==> flow/design.v <==
`timescale 1ns / 1ps
module skin_detection(
    input clk,
    input n_rst,
    input [23:0] i_vid_data,
    input i_vid_hsync,
    input i_vid_vsync,
    input i_vid_VDE,
    input [3:0] sw,
    output reg [23:0] o_vid_data,
    output reg o_vid_hsync,
    output reg o_vid_vsync,
    output reg o_vid_VDE
);
    localparam [7:0] skin_y = 8'd80;
    localparam [7:0] skin_cb_min = 8'd70;  
    localparam [7:0] skin_cb_max = 8'd135;  
    localparam [7:0] skin_cr_min = 8'd120;  
    localparam [7:0] skin_cr_max = 8'd180;   
    reg signed [8:0] y, ytemp;
    reg signed [8:0] cb;
    reg signed [8:0] cr;
    reg signed [8:0] rtemp,gtemp,btemp, rtemp2, gtemp2, btemp2;
    localparam [7:0] r  = 8'd255;
    localparam [7:0] g = 8'd0;
    localparam [7:0] b = 8'd255;
    wire [7:0] red, green, blue;
    assign {red, blue, green} = i_vid_data;
    wire hsync = i_vid_hsync;
    wire vsync = i_vid_vsync;
    wire VDE = i_vid_VDE;
    always @(posedge clk) begin
        if(sw == 4'd1) begin
        ytemp <= 16+ (256*red+green*645+blue*98)/1000;
        cb <= (577*(btemp-ytemp))/1000+128;
        cr <= (713*(rtemp-ytemp))/1000+128;
        y <= ytemp;
        rtemp <= red;
        gtemp <= green;
        btemp <= blue;
        rtemp2 <= rtemp;
        gtemp2 <= gtemp;
        btemp2 <= btemp;
        if(y > skin_y && skin_cb_min < cb && skin_cb_max > cb && skin_cr_min < cr && skin_cr_max > cr) begin
            o_vid_data[23:16] <= rtemp2;
            o_vid_data[15:8] <= btemp2;
            o_vid_data[7:0] <= gtemp2;
        end else begin
            o_vid_data[23:16] <= r;
            o_vid_data[15:8] <= b;
            o_vid_data[7:0] <= g;
        end
        o_vid_hsync <=  hsync;
        o_vid_vsync <=  vsync;
        o_vid_VDE <=  VDE;
    end
    end
endmodule
`timescale 1ns / 1ps
module inversion(
    input clk,
    input n_rst,
    input [23:0] i_vid_data,
    input i_vid_hsync,
    input i_vid_vsync,
    input i_vid_VDE,
    input [3:0] sw,
    output reg [23:0] o_vid_data,
    output reg o_vid_hsync,
    output reg o_vid_vsync,
    output reg o_vid_VDE
);
    wire [7:0] red, green, blue;
    assign {red, green, blue} = i_vid_data;
 always @(posedge clk) begin
        if(sw == 4'd2) begin
            o_vid_data[23:16] <= 255-red;
            o_vid_data[15:8] <= 255-green;
            o_vid_data[7:0] <= 255-blue;
        end
        o_vid_hsync <= i_vid_hsync;
        o_vid_vsync <=  i_vid_vsync;
        o_vid_VDE <=  i_vid_VDE;
        end
endmodule
`timescale 1ns / 1ps
module position(
input clk,
    input n_rst,
    input [23:0] i_vid_data,
    input i_vid_hsync,
    input i_vid_vsync,
    input i_vid_VDE,
    input [3:0] sw,
    output reg [23:0] o_vid_data,
    output reg o_vid_hsync,
    output reg o_vid_vsync,
    output reg o_vid_VDE
);
    wire [7:0] red, green, blue;
    reg [16:0] vcount, hcount;
    reg [16:0] vcount_q, hcount_q;
    assign {red, blue, green} = i_vid_data;
    always @* begin
        hcount = hcount_q;
        vcount = vcount_q;
        if(!n_rst) begin
            hcount = 0;
            vcount = 0;
        end else
            if(i_vid_VDE) begin
        if(hcount_q>=16'd1919) begin
            hcount = 0;
            if(vcount_q>=16'd1079)
                vcount =0;
         else vcount = vcount_q +1;
    end else hcount = hcount_q +1;
    end
    end
    always @(posedge clk) begin
        hcount_q <= hcount;
        vcount_q <= vcount;
    end
    wire [7:0] grey = (3*red)/100 + (59*green)/100 + (11*blue)/100;
     always @(posedge clk) begin
           if(sw == 4'd3) begin
             if (hcount > 200 && hcount < 800) begin
                o_vid_data[23:16] <= grey;
                 o_vid_data[15:8] <= grey; 
                 o_vid_data[7:0] <= grey;         
           end
           else
             o_vid_data <= i_vid_data;
           end
           o_vid_hsync <= i_vid_hsync;
           o_vid_vsync <=  i_vid_vsync;
           o_vid_VDE <=  i_vid_VDE;
           end
endmodule
`timescale 1ns / 1ps
module colour_change #
(
    parameter DATA_WIDTH = 24  
)
(
    input  wire                   clk,
    input  wire                   n_rst,
    input  wire [DATA_WIDTH-1:0] i_vid_data,
    input  wire                  i_vid_hsync,
    input  wire                  i_vid_vsync,
    input  wire                  i_vid_VDE,
    output reg [DATA_WIDTH-1:0] o_vid_data,
    output reg                  o_vid_hsync,
    output reg                  o_vid_vsync,
    output reg                  o_vid_VDE,
    input wire [3:0] btn,
    input wire [3:0] sw,
    output wire [3:0] led 
);
 assign led = 4'd0;
 wire [23:0] out1, out2,out3;
   wire hsync, vsync, vde, hsync2, vsync2, vde2, hsync3, vsync3, vde3;
   always@* begin
       case(sw)
           4'd1:begin o_vid_data=out1;
           o_vid_hsync = hsync;
           o_vid_vsync = vsync;
           o_vid_VDE = vde;
           end
           4'd2: begin 
            o_vid_data=out2;
            o_vid_hsync = hsync2;
            o_vid_vsync = vsync2;
            o_vid_VDE = vde2;
           end
           4'd3: begin 
           o_vid_data=out3;
           o_vid_hsync = hsync3;
           o_vid_vsync = vsync3;
           o_vid_VDE = vde3;
          end
          default: begin
           o_vid_data=i_vid_data;
           o_vid_hsync = i_vid_hsync;
           o_vid_vsync = i_vid_vsync;
           o_vid_VDE = i_vid_VDE;
           end
       endcase
   end
   skin_detection skin(.clk(clk), .n_rst(n_rst), .i_vid_data(i_vid_data), .i_vid_hsync(i_vid_hsync), .i_vid_vsync(i_vid_vsync), .i_vid_VDE(i_vid_VDE), .o_vid_data(out1), .o_vid_hsync(hsync), .o_vid_vsync(vsync), .o_vid_VDE(vde), .sw(sw));
   inversion inverse(.clk(clk), .n_rst(n_rst), .i_vid_data(i_vid_data), .i_vid_hsync(i_vid_hsync), .i_vid_vsync(i_vid_vsync), .i_vid_VDE(i_vid_VDE), .o_vid_data(out2), .o_vid_hsync(hsync2), .o_vid_vsync(vsync2), .o_vid_VDE(vde2), .sw(sw));
   position pos(.clk(clk), .n_rst(n_rst), .i_vid_data(i_vid_data), .i_vid_hsync(i_vid_hsync), .i_vid_vsync(i_vid_vsync), .i_vid_VDE(i_vid_VDE), .o_vid_data(out3), .o_vid_hsync(hsync3), .o_vid_vsync(vsync3), .o_vid_VDE(vde3), .sw(sw));
endmodule
==> reports on colour_change <==
### Step by step through the tools: colour_change

Tool output for the design above before and after an edit, in the order of the flow.
Lines under "unedited" count in the file above, lines under "edited" in the edited file.
"difference": "edited" minus "unedited" as printed here.
The mark -- stands for no value.

| inputs | value |
|---|---|
| top module | colour_change |
| clock input | clk |
| standard-cell library | sky130hd |
| timing corner | tt_025C_1v80 |

### Edit of the RTL

The edit as a unified diff against the file above.
This change comes from a script, not from a designer. No optimisation was intended, and the edited design may behave differently.

```diff
@@ -141,5 +141,5 @@
 module colour_change #
 (
-    parameter DATA_WIDTH = 24  
+    parameter DATA_WIDTH = 48  
 )
 (
```

### After elaboration

Yosys after proc, flatten, opt, wreduce and memory -nomap, before mapping. Enables and synchronous resets that opt folds into registers are not counted as muxes. Memory bits, and registers merged into a memory's read port (data or address), are not among the register bits. Print and check cells are not counted. Equal cells are merged and count once.

Bit counts:

| element | unedited | edited | difference |
|---|---|---|---|
| bits in registers | 179 | 179 | 0 |
| input port bits | 37 | 61 | +24 |
| output and inout port bits | 31 | 55 | +24 |
| cells after elaboration | 79 | 79 | 0 |

Operators by class:

| element | unedited | edited | difference |
|---|---|---|---|
| $add $sub $neg | 13 | 13 | 0 |
| multipliers | 7 | 7 | 0 |
| divide/modulo/power cells | 6 | 6 | 0 |
| $lt $le $gt $ge | 8 | 8 | 0 |
| eq/ne operators | 3 | 3 | 0 |
| multiplexer cells | 10 | 10 | 0 |
| reduce/logical cells | 6 | 6 | 0 |

Operator list:

| operator | unedited | edited | difference |
|---|---|---|---|
| 24-bit parallel mux with 3-bit select | 1 | 0 | -1 |
| 48-bit parallel mux with 3-bit select | 0 | 1 | +1 |

Operator kinds equal on both sides are left out: 30.

### Longest topological paths

Depth = most cells in a row (Yosys ltp): at word level without a register or memory, in the mapped netlist without a sequential cell, where the memories' decode and read muxes count.

Depth:

| element | unedited | edited | difference |
|---|---|---|---|
| word-level depth | 7 | 7 | 0 |
| ABC_AREA | 0 | 0 | -- |
| gate-level depth with buffers | 68 | 67 | -1 |
| depth with buffers taken out | 61 | 59 | -2 |

### Mapped cells and area

The flow's flattened synthesis, as Yosys stat reports it; memories are mapped. The netlist is that of the ABC_AREA named above (0 if unset); the other value can give another one.

Mapped netlist:

| element | unedited | edited | difference |
|---|---|---|---|
| standard cells after synthesis | 3106 | 3192 | +86 |
| cell area after synthesis (µm²) | 26120.1 | 26521.7 | +401.6 |
| sequential area (µm²) | 5175.0 | 5175.0 | 0.0 |
| mapped flip-flops | 179 | 179 | 0 |
| buffers | 80 | 84 | +4 |

Cell types:

| cell | unedited | edited | difference |
|---|---|---|---|
| sky130_fd_sc_hd__nand2_1 | 304 | 222 | -82 |
| sky130_fd_sc_hd__and2_1 | 32 | 67 | +35 |
| sky130_fd_sc_hd__nor3_1 | 58 | 92 | +34 |
| sky130_fd_sc_hd__o21a_1 | 16 | 48 | +32 |
| sky130_fd_sc_hd__a21oi_1 | 171 | 196 | +25 |
| sky130_fd_sc_hd__nor2_1 | 230 | 251 | +21 |
| sky130_fd_sc_hd__o21ai_0 | 163 | 184 | +21 |
| sky130_fd_sc_hd__a31oi_1 | 37 | 58 | +21 |
| sky130_fd_sc_hd__nand3_1 | 67 | 85 | +18 |
| sky130_fd_sc_hd__xnor2_1 | 175 | 159 | -16 |
| sky130_fd_sc_hd__o211ai_1 | 45 | 29 | -16 |
| sky130_fd_sc_hd__a31o_2 | 8 | 22 | +14 |
| sky130_fd_sc_hd__o22ai_1 | 28 | 15 | -13 |
| sky130_fd_sc_hd__mux2i_1 | 76 | 64 | -12 |
| sky130_fd_sc_hd__and3_1 | 25 | 37 | +12 |
| sky130_fd_sc_hd__maj3_1 | 25 | 14 | -11 |
| sky130_fd_sc_hd__a211oi_1 | 30 | 40 | +10 |
| sky130_fd_sc_hd__nand2b_1 | 27 | 36 | +9 |

Cell types equal on both sides are left out: 26.
The list need not be complete.
The figures by module come from a second, unflattened synthesis with its own total; it is not the netlist above.

Second synthesis, totals:

| element | unedited | edited | difference |
|---|---|---|---|
| cells (unflattened synthesis) | 3377 | 3427 | +50 |
| area (unflattened synthesis) (µm²) | 28307.1 | 28607.4 | +300.3 |

Rows give one instance, submodules left out.

Modules, unedited:

| module | instances | cells | area (µm²) | seq. area (µm²) |
|---|---|---|---|---|
| skin_detection | 1 | 2285 | 19070.8 | 3333.2 |
| position | 1 | 840 | 6825.3 | 1121.1 |
| colour_change | 1 | 200 | 1525.2 | 0.0 |
| inversion | 1 | 52 | 885.8 | 780.7 |

Modules, edited:

| module | instances | cells | area (µm²) | seq. area (µm²) |
|---|---|---|---|---|
| skin_detection | 1 | 2285 | 19070.8 | 3333.2 |
| position | 1 | 840 | 6825.3 | 1121.1 |
| colour_change | 1 | 250 | 1825.5 | 0.0 |
| inversion | 1 | 52 | 885.8 | 780.7 |

### Worst setup path after synthesis

Source: OpenSTA report_checks on the synthesized netlist (no wires, ideal clock, input and output delay 20% of the period each), path of least setup slack; recovery checks are left aside. Register names are those of the netlist, which keeps one name where synthesis merged equal registers.

Timing path after synthesis:

| element | unedited | edited | difference |
|---|---|---|---|
| path kind | input port to flip-flop | input port to output port | -- |
| start point | input port i_vid_data[0] | input port sw[0] | -- |
| end point | register pos.o_vid_data[23] | output port o_vid_data[18] | -- |
| period (ns) | 20.0 | 20.0 | 0.0 |
| input delay (ns) | 4.000 | 4.000 | 0.000 |
| output delay (ns) | -- | 4.000 | -- |
| setup time (ns) | 0.254 | -- | -- |
| launch time at the first pin (ns) | 4.000 | 4.000 | 0.000 |
| arrival time (ns) | 16.220 | 17.656 | +1.436 |
| required time (ns) | 19.746 | 16.000 | -3.746 |
| setup slack (ns) | 3.526 | -1.656 | -5.182 |
| delay of the path (ns) | 12.474 | 13.656 | +1.182 |
| driving pins on the path | 56 | 3 | -53 |
| buffers on the path | 2 | 1 | -1 |
| synthesis period reached (ns) | 16.474 | 21.656 | +5.182 |

"delay of the path" is the arrival time less input delay plus setup time.
A path that ends at an output port has no setup time.
"driving pins on the path": output pins that drive a net of the path, with the launching flip-flop's if there is one; two outputs of one cell count as two.
"synthesis period reached" = period - worst setup slack (recovery checks aside). The figure is calculated, with input and output delays left at 20% of the set period.
The rows between start and end are the longest chain of elaborated cells between them; the timing report does not say that the signal goes this way. Where chains are equally long, one stands for them.
Each line given opens the expression or statement behind the cell; cells for indexed reads and writes are added by Yosys, which also makes memories of some case tables.

| between the ends, after synthesis, unedited | value |
|---|---|
| path through | sky130_fd_sc_hd__fa_1 -> sky130_fd_sc_hd__inv_1 -> sky130_fd_sc_hd__fa_1 -> sky130_fd_sc_hd__fa_1 -> sky130_fd_sc_hd__inv_1 -> sky130_fd_sc_hd__ha_1 -> sky130_fd_sc_hd__nor2b_1 -> sky130_fd_sc_hd__o21ai_0 -> sky130_fd_sc_hd__a21oi_1 -> sky130_fd_sc_hd__o21ai_0 -> sky130_fd_sc_hd__a21boi_1 -> sky130_fd_sc_hd__o21ai_0 -> sky130_fd_sc_hd__a21oi_1 -> sky130_fd_sc_hd__o21ai_0 -> sky130_fd_sc_hd__nand3_1 -> sky130_fd_sc_hd__a2111o_1 -> sky130_fd_sc_hd__a41o_1 -> sky130_fd_sc_hd__o31ai_1 -> (+20 left out) -> sky130_fd_sc_hd__maj3_1 -> sky130_fd_sc_hd__maj3_1 -> sky130_fd_sc_hd__mux2i_1 -> sky130_fd_sc_hd__o21ai_1 -> sky130_fd_sc_hd__xor2_1 -> sky130_fd_sc_hd__o2111ai_1 -> sky130_fd_sc_hd__fa_1 -> sky130_fd_sc_hd__ha_1 -> sky130_fd_sc_hd__inv_1 -> sky130_fd_sc_hd__fa_1 -> sky130_fd_sc_hd__nor2b_1 -> sky130_fd_sc_hd__o21ai_0 -> sky130_fd_sc_hd__nand2b_1 -> sky130_fd_sc_hd__a21o_1 -> sky130_fd_sc_hd__a21oi_1 -> sky130_fd_sc_hd__xor2_1 -> sky130_fd_sc_hd__nand2b_1 -> sky130_fd_sc_hd__nand2_1 |
| cells in the longest elaborated chain | 5 |
| elaborated cells on any way between the ends | 5 |
| RTL lines with such cells | 2 |
| classes of those cells | add/sub (2); mul (1); div (1); mux (1) |

RTL lines, path after synthesis, unedited:

| element | line | source |
|---|---|---|
| from (decl) | 148 | `input  wire [DATA_WIDTH-1:0] i_vid_data,` |
| 6-bit by 8-bit multiplier with 14-bit output | 124 | `wire [7:0] grey = (3*red)/100 + (59*green)/100 + (11*blue)/100;` |
| 32-bit by 7-bit divider with 32-bit output | 124 |  |
| 8-bit adder x2 | 124 |  |
| 8-bit 2-to-1 mux | 127 | `if (hcount > 200 && hcount < 800) begin` |
| to (assign) | 128 | `o_vid_data[23:16] <= grey;` |
| to (assign) | 133 | `o_vid_data <= i_vid_data;` |
| to (decl) | 95 | `output reg [23:0] o_vid_data,` |

| between the ends, after synthesis, edited | value |
|---|---|
| path through | sky130_fd_sc_hd__clkbuf_1 -> sky130_fd_sc_hd__nor4b_1 -> sky130_fd_sc_hd__a221o_1 |
| cells in the longest elaborated chain | 2 |
| elaborated cells on any way between the ends | 4 |
| classes of those cells | eq/ne (3); mux (1) |

RTL lines, path after synthesis, edited:

| element | line | source |
|---|---|---|
| from (decl) | 157 | `input wire [3:0] sw,` |
| 4-bit by 2-bit == test with 1-bit output | 164 | `case(sw)` |
| 48-bit parallel mux with 3-bit select | 164 |  |
| to (decl) | 152 | `output reg [DATA_WIDTH-1:0] o_vid_data,` |

### Timing after layout

Path of least setup slack in the final report of the runs of pair A (OpenROAD, finished layout, wires in). Where an end is a register, its clock arrival counts in the times.

Timing path post-layout:

| element | unedited | edited | difference |
|---|---|---|---|
| path kind | input port to flip-flop | input port to flip-flop | -- |
| start point | input port i_vid_data[2] | input port i_vid_data[1] | -- |
| end point | register pos.o_vid_data[23] | register pos.o_vid_data[7] | -- |
| period (ns) | 20.0 | 20.0 | 0.0 |
| input delay (ns) | 4.00 | 4.00 | 0.00 |
| setup time (ns) | 0.24 | 0.26 | +0.02 |
| launch time at the first pin (ns) | 4.00 | 4.00 | 0.00 |
| arrival time (ns) | 17.97 | 18.39 | +0.42 |
| required time (ns) | 20.20 | 20.18 | -0.02 |
| setup slack (ns) | 2.23 | 1.79 | -0.44 |
| driving pins on the path | 57 | 55 | -2 |
| buffers on the path | 2 | 1 | -1 |

The rows between start and end are the longest chain of elaborated cells between them; the timing report does not say that the signal goes this way. Where chains are equally long, one stands for them.

| between the ends, post-layout, unedited | value |
|---|---|
| path through | sky130_fd_sc_hd__clkdlybuf4s50_1 -> sky130_fd_sc_hd__fa_1 -> sky130_fd_sc_hd__inv_1 -> sky130_fd_sc_hd__fa_1 -> sky130_fd_sc_hd__fa_1 -> sky130_fd_sc_hd__inv_1 -> sky130_fd_sc_hd__ha_1 -> sky130_fd_sc_hd__nor2b_1 -> sky130_fd_sc_hd__o21ai_0 -> sky130_fd_sc_hd__a21oi_1 -> sky130_fd_sc_hd__o21ai_0 -> sky130_fd_sc_hd__a21boi_1 -> sky130_fd_sc_hd__o21ai_0 -> sky130_fd_sc_hd__a21oi_1 -> sky130_fd_sc_hd__o21ai_0 -> sky130_fd_sc_hd__a21oi_1 -> sky130_fd_sc_hd__nor2_1 -> sky130_fd_sc_hd__ha_1 -> (+21 left out) -> sky130_fd_sc_hd__maj3_1 -> sky130_fd_sc_hd__maj3_1 -> sky130_fd_sc_hd__mux2i_1 -> sky130_fd_sc_hd__o21ai_1 -> sky130_fd_sc_hd__xor2_1 -> sky130_fd_sc_hd__o2111ai_1 -> sky130_fd_sc_hd__fa_1 -> sky130_fd_sc_hd__ha_1 -> sky130_fd_sc_hd__inv_1 -> sky130_fd_sc_hd__fa_1 -> sky130_fd_sc_hd__nor2b_1 -> sky130_fd_sc_hd__o21ai_0 -> sky130_fd_sc_hd__nand2b_1 -> sky130_fd_sc_hd__a21o_1 -> sky130_fd_sc_hd__a21oi_1 -> sky130_fd_sc_hd__xor2_1 -> sky130_fd_sc_hd__nand2b_1 -> sky130_fd_sc_hd__nand2_1 |
| cells in the longest elaborated chain | 5 |
| elaborated cells on any way between the ends | 5 |
| RTL lines with such cells | 2 |
| classes of those cells | add/sub (2); mul (1); div (1); mux (1) |

RTL lines, path post-layout, unedited:

| element | line | source |
|---|---|---|
| from (decl) | 148 | `input  wire [DATA_WIDTH-1:0] i_vid_data,` |
| 6-bit by 8-bit multiplier with 14-bit output | 124 | `wire [7:0] grey = (3*red)/100 + (59*green)/100 + (11*blue)/100;` |
| 32-bit by 7-bit divider with 32-bit output | 124 |  |
| 8-bit adder x2 | 124 |  |
| 8-bit 2-to-1 mux | 127 | `if (hcount > 200 && hcount < 800) begin` |
| to (assign) | 128 | `o_vid_data[23:16] <= grey;` |
| to (assign) | 133 | `o_vid_data <= i_vid_data;` |
| to (decl) | 95 | `output reg [23:0] o_vid_data,` |

| between the ends, post-layout, edited | value |
|---|---|
| path through | sky130_fd_sc_hd__clkdlybuf4s50_1 -> sky130_fd_sc_hd__fa_1 -> sky130_fd_sc_hd__inv_1 -> sky130_fd_sc_hd__fa_1 -> sky130_fd_sc_hd__fa_1 -> sky130_fd_sc_hd__inv_1 -> sky130_fd_sc_hd__ha_1 -> sky130_fd_sc_hd__nor2b_1 -> sky130_fd_sc_hd__o21ai_0 -> sky130_fd_sc_hd__a21boi_0 -> sky130_fd_sc_hd__o21ai_0 -> sky130_fd_sc_hd__a21boi_0 -> sky130_fd_sc_hd__o21ai_0 -> sky130_fd_sc_hd__a21oi_1 -> sky130_fd_sc_hd__o21ai_0 -> sky130_fd_sc_hd__nand3_1 -> sky130_fd_sc_hd__a2111oi_0 -> sky130_fd_sc_hd__xnor2_1 -> (+19 left out) -> sky130_fd_sc_hd__a211oi_1 -> sky130_fd_sc_hd__a21oi_1 -> sky130_fd_sc_hd__a21oi_1 -> sky130_fd_sc_hd__o21ai_0 -> sky130_fd_sc_hd__o21ai_0 -> sky130_fd_sc_hd__o21ai_0 -> sky130_fd_sc_hd__fa_1 -> sky130_fd_sc_hd__ha_1 -> sky130_fd_sc_hd__inv_1 -> sky130_fd_sc_hd__fa_1 -> sky130_fd_sc_hd__nor2b_1 -> sky130_fd_sc_hd__o21ai_0 -> sky130_fd_sc_hd__nand2b_1 -> sky130_fd_sc_hd__a21o_1 -> sky130_fd_sc_hd__a21oi_1 -> sky130_fd_sc_hd__xnor2_1 -> sky130_fd_sc_hd__nand2_1 -> sky130_fd_sc_hd__o21ai_0 |
| cells in the longest elaborated chain | 5 |
| elaborated cells on any way between the ends | 5 |
| RTL lines with such cells | 2 |
| classes of those cells | add/sub (2); mul (1); div (1); mux (1) |

RTL lines, path post-layout, edited:

| element | line | source |
|---|---|---|
| from (decl) | 148 | `input  wire [DATA_WIDTH-1:0] i_vid_data,` |
| 6-bit by 8-bit multiplier with 14-bit output | 124 | `wire [7:0] grey = (3*red)/100 + (59*green)/100 + (11*blue)/100;` |
| 32-bit by 7-bit divider with 32-bit output | 124 |  |
| 8-bit adder x2 | 124 |  |
| 8-bit 2-to-1 mux | 127 | `if (hcount > 200 && hcount < 800) begin` |
| to (assign) | 130 | `o_vid_data[7:0] <= grey;` |
| to (assign) | 133 | `o_vid_data <= i_vid_data;` |
| to (decl) | 95 | `output reg [23:0] o_vid_data,` |

### Flow runs

Runs of the flow (Yosys, OpenROAD) on both versions; the two runs of a pair have the same settings. The constraints put input and output delay at 20% of the set period each and load the outputs with 0.01 pF.

| flow settings, pair A | value |
|---|---|
| CORE_UTILIZATION | 40 |
| period_ns | 20.0 |
| CAP_MARGIN | 20 |
| CORE_MARGIN | 2 |
| SLEW_MARGIN | 20 |

Results, pair A:

| element | unedited | edited | difference |
|---|---|---|---|
| chip area after synthesis (Yosys) (µm²) | 26120.1 | 26521.7 | +401.6 |
| area inside the die boundary (µm²) | 67361.0 | 68379.6 | +1018.6 |
| standard-cell area of the final layout (µm²) | 28108.2 | 29076.6 | +968.4 |
| utilization | 0.436 | 0.442 | +0.006 |
| worst setup slack after layout (ns) | 2.229 | 1.786 | -0.443 |
| setup TNS (ns) | 0.000 | 0.000 | 0.000 |
| post-route worst hold slack (ns) | 0.423 | 0.418 | -0.005 |
| reached clock period (ns) | 17.771 | 18.214 | +0.443 |

| flow settings, pair B | value |
|---|---|
| ABC_AREA | 0 |
| CAP_MARGIN | 25 |
| CELL_PAD_IN_SITES_GLOBAL_PLACEMENT | 0 |
| CORE_UTILIZATION | 47 |
| CTS_CLUSTER_DIAMETER | 88 |
| PLACE_DENSITY_LB_ADDON | 0.04 |
| SETUP_SLACK_MARGIN | 5.0 |
| TNS_END_PERCENT | 70 |
| period_ns | 32.1 |
| CORE_MARGIN | 2 |
| SLEW_MARGIN | 20 |

Results, pair B:

| element | unedited | edited | difference |
|---|---|---|---|
| chip area after synthesis (Yosys) (µm²) | 26120.1 | 26521.7 | +401.6 |
| area inside the die boundary (µm²) | 57475.3 | 58346.4 | +871.1 |
| standard-cell area of the final layout (µm²) | 28120.7 | 28997.8 | +877.1 |
| utilization | 0.511 | 0.517 | +0.006 |
| worst setup slack after layout (ns) | 11.373 | 11.453 | +0.080 |
| setup TNS (ns) | 0.000 | 0.000 | 0.000 |
| post-route worst hold slack (ns) | 0.420 | 0.418 | -0.002 |
| reached clock period (ns) | 20.727 | 20.647 | -0.080 |

"reached clock period": clock period set for the run, less the worst setup slack. It is reckoned from that one timing run; input and output delays stay at 20% of the period that was set.
